==> flow/design.v <==
`timescale 1ns / 1ps
module Multiplier_25 (
    input  wire               clk,
    input  wire signed [24:0] a,
    input  wire signed [24:0] b,
    output wire signed [49:0] p
);
reg signed [24:0] a_r, b_r;
reg signed [49:0] p_1, p_2, p_3;
always @(posedge clk) begin
    a_r <= a;
    b_r <= b;
    p_1 <= a_r * b_r;
    p_2 <= p_1;
    p_3 <= p_2;
end
assign p = p_3;
endmodule
`timescale 1ns / 1ps
module Power_Spec_Cal(
           input wire clk,
           input wire rst,
           input wire dv,
           input wire [9:0] xk_index,
           input wire [24:0] fft_data_out_re,
           input wire [24:0] fft_data_out_im,
           output reg [49:0] Power_Spec,		 
           output reg data_valid,				 
           output reg dv_FFT					 
       );
reg signed [24:0] fftout_re_d;
reg signed [24:0] fftout_im_d;
wire signed [49:0] re_square;
wire signed [49:0] im_square;
reg [0:2] dv_reg;
always @(posedge clk or posedge rst)
begin : PipelineRegister_process
    if (rst == 1'b1) begin
        fftout_re_d <= 25'sb0;
        fftout_im_d <= 25'sb0;
    end
    else begin
        fftout_re_d <= fft_data_out_re;
        fftout_im_d <= fft_data_out_im;
    end
end
Multiplier_25 Multiplier_RE (
                  .clk(clk),  
                  .a(fftout_re_d),  
                  .b(fftout_re_d),  
                  .p(re_square)  
              );
Multiplier_25 Multiplier_IM (
                  .clk(clk),  
                  .a(fftout_im_d),  
                  .b(fftout_im_d),  
                  .p(im_square)  
              );
always @(posedge clk or posedge rst)
begin
    if(rst == 1)
        Power_Spec <= 0;
    else
        Power_Spec <= re_square + im_square;
end
always @(posedge clk or posedge rst)
begin
    if(rst == 1)
        data_valid <= 0;
    else
        data_valid <= dv_reg[1];
end
always @(posedge clk or posedge rst)
begin
    if(rst == 1)
    begin
        dv_reg[0] <= 0;
        dv_reg[1] <= 0;
        dv_reg[2] <= 0;
    end
    else
    begin
        dv_reg[0] <= (dv & xk_index[9]);	 
        dv_reg[1] <= dv_reg[0];
        dv_reg[2] <= dv_reg[1];
    end
end
always @(posedge clk or posedge rst)
begin
    if(rst == 1)
    begin
        dv_FFT <= 0;
    end
    else
    begin
        dv_FFT <= dv;
    end
end
endmodule
# == From RTL to reports: Power_Spec_Cal ==
# Tool output for the design above, in the order of the flow.
# Line numbers count from 1 in the design file above.
# Cell names lack the library's common part.
# A cell with - has no value.
# design
top,Power_Spec_Cal
clk_port,clk
library,sky130hd
corner,tt_025C_1v80

# == Elaborated design ==
# Counts by Yosys on the flattened word-level netlist (proc, flatten, opt, wreduce; memories kept). Register bits leave out memories and registers merged into their read ports (data or address); mux counts leave out enables and synchronous resets folded into registers. Print and check cells are left out. Cells with the same type and inputs are merged into one.
# bits
ff_bits,455
in_bits,63
word_cells,18
# classes
n_addsub,1
multipliers,2
n_logic,1
# op_table
cell,n
multiplier 25 x 25 -> 50 bit,2
adder 50 bit,1
AND 1 bit,1

# == Logic depth ==
# Depth = most cells in a row (Yosys ltp): at word level without a register or memory, in the mapped netlist without a sequential cell, where the memories' decode and read muxes count.
# logic_depth
ltp_word,1
ABC_AREA,1
mapped_depth,31
depth_no_buf,29

# == Netlist ==
# The flow's flattened synthesis, as Yosys stat reports it; memories are mapped. The netlist is that of the ABC_AREA named above (0 if unset); the other value can give another one.
# The area totals of this step are shown rounded.
# synth_totals
stdcells,6643
synth_area_um2,57200
flip_flops,448
# by_type
type,n,type_area_um2
fa_1,1213,2.43E+04
inv_1,2022,7.59E+03
dfxtp_1,344,6.89E+03
nand2_1,1489,5589.11
ha_1,353,4.42E+03
dfrtp_1,104,2.6E+03
nor2_1,251,942.154
a21oi_1,175,875.84
xor2_1,98,858.323
nand3_1,152,760.73
clkbuf_1,151,566.794
o21ai_0,93,465.446
nand4_1,46,287.776
o21bai_1,28,210.202
xnor2_1,23,201.443
nand2_2,27,168.912
nor3_1,25,125.12
nand3_2,6,60.058
# Other cell types: 17; their cells: 43.

# == Worst setup path after synthesis ==
# OpenSTA on the mapped netlist: ideal clock, no wires. The path of least setup slack (recovery checks aside). Input and output delay are each 20% of the period. Register names are those of the netlist, which keeps one name where synthesis merged equal registers.
# synth_timing
kind,reg-to-reg
start,register Multiplier_RE.a_r[1]
end,register Multiplier_RE.p_1[41]
period_ps,8000
t_first_pin_ps,0
arrival_ps,6338
required_time_ps,7887
setup_slack_ps,1549
path_delay_ps,6451
stages,24
period_less_setup_slack_ps,6451
# "path_delay_ps" is the arrival time less input delay plus setup time.
# "stages": output pins that drive a net of the path, with the launching flip-flop's if there is one; two outputs of one cell count as two.
# "period_less_setup_slack_ps" = period - worst setup slack (recovery checks aside). The figure is calculated, with input and output delays left at 20% of the set period.
# Between the ends stands the longest chain of elaborated cells between them, by number of cells; it is not shown to be the way that was timed. Of several equally long chains one is given.
# A line is the first line of the expression or statement that the cell stems from. Yosys adds cells for indexed reads and writes and turns some case tables into memories.
# synth_via
cell_sequence,dfxtp_1 clkbuf_1 clkbuf_1 nand2_1 inv_1 fa_1 fa_1 inv_1 fa_1 inv_1 fa_1 fa_1 fa_1 inv_1 fa_1 inv_1 ha_1 nand2_1 nor2_1 nand2_1 nor3_1 nand4_1 nand4_1 nand2_1
elab_chain_cells,1
cells_between,1
lines_between,1
# synth_lines
element,line,text
"start, declared",8,"reg signed [24:0] a_r, b_r;"
"start, assigned",11,a_r <= a;
multiplier 25 x 25 -> 50 bit,13,p_1 <= a_r * b_r;
"end, assigned",13,
"end, declared",9,"reg signed [49:0] p_1, p_2, p_3;"

# == Worst path after layout ==
# Path of least setup slack in the final report of run 1 (OpenROAD, finished layout, wires in). Where an end is a register, its clock arrival counts in the times.
# The path's times are printed in steps of 10 ps; the period is the one set.
# layout_timing
kind,reg-to-reg
start,register Multiplier_IM.a_r[4]
end,register Multiplier_IM.p_1[46]
period_ps,11900
t_first_pin_ps,610
arrival_ps,8830
required_time_ps,12430
setup_slack_ps,3600
stages,23
# Between the ends stands the longest chain of elaborated cells between them, by number of cells; it is not shown to be the way that was timed. Of several equally long chains one is given.
# layout_via
cell_sequence,dfxtp_1 buf_4 nand2_1 inv_1 fa_1 fa_1 inv_1 fa_1 inv_1 fa_1 fa_1 fa_1 fa_1 ha_1 nand2_1 inv_1 nand2_1 nor3_2 nand2_1 inv_1 nand3_1 nand4_1 nand2_1
elab_chain_cells,1
cells_between,1
lines_between,1
# layout_lines
element,line,text
"start, declared",8,"reg signed [24:0] a_r, b_r;"
"start, assigned",11,a_r <= a;
multiplier 25 x 25 -> 50 bit,13,p_1 <= a_r * b_r;
"end, assigned",13,
"end, declared",9,"reg signed [49:0] p_1, p_2, p_3;"

# Flow measurements of Power_Spec_Cal on sky130hd: 5 stored runs with different settings, listed in no order. Input and output delays are each 20% of the period that was set; the output load is 0.01 pF.
# "critical_path_time_ps" means the part of the period allowed to the worst setup path (the constraints hold back 20% at inputs and 20% at outputs) less its slack; where the path has registers, the arrival times of their clocks count too.
# "critical_path_time_ps" is given in steps of 10 ps.
# The measured numbers are rounded.
# Settings: -- = not set for that run.
# Results: -- = not shown.
setting or result,run 1,run 2,run 3,run 4,run 5
ABC_AREA,1,1,--,--,--
CAP_MARGIN,10,5,20,20,20
CELL_PAD_IN_SITES_GLOBAL_PLACEMENT,2,3,--,--,--
CORE_ASPECT_RATIO,0.72,1.86,1.32,0.57,0.63
CORE_MARGIN,6,8,2,9,9
CORE_UTILIZATION,48,40,69,56,50
CTS_CLUSTER_DIAMETER,359,315,--,--,260
CTS_CLUSTER_SIZE,27,--,--,21,20
GPL_ROUTABILITY_DRIVEN,0,--,0,0,--
HOLD_SLACK_MARGIN,0.26,--,--,--,--
MAX_ROUTING_LAYER,met5,met5,--,met4,met4
MIN_ROUTING_LAYER,met2,--,--,--,met2
PLACE_DENSITY,0.42,--,--,0.53,--
SETUP_SLACK_MARGIN,3.29,0.78,--,--,-0.59
SLEW_MARGIN,35,25,20,35,20
TNS_END_PERCENT,30,--,75,--,--
period_ns,11.9,7.34,6.99,6.07,7.85
CELL_PAD_IN_SITES_DETAIL_PLACEMENT,--,1,--,1,1
GPL_TIMING_DRIVEN,--,0,--,1,--
PLACE_DENSITY_LB_ADDON,--,--,0.04,--,--
post_route_util_pct,52.0,48.7,79.3,--,55.6
die_footprint_um2,128000,156000,78300,--,117000
finalCellArea_um2,60900,69400,59900,--,57300
tns_ps,0,0,0,--,-2720
synth_chip_area_um2,57200,57200,52500,--,52500
setup_worst_slack_ps,3600,697,78,--,-417
critical_path_time_ps,8300,6640,6910,--,8270
path_kind,reg-to-reg,reg-to-reg,reg-to-reg,--,reg-to-reg
# Run 4: stopped before the end: routing reported ODB-0269
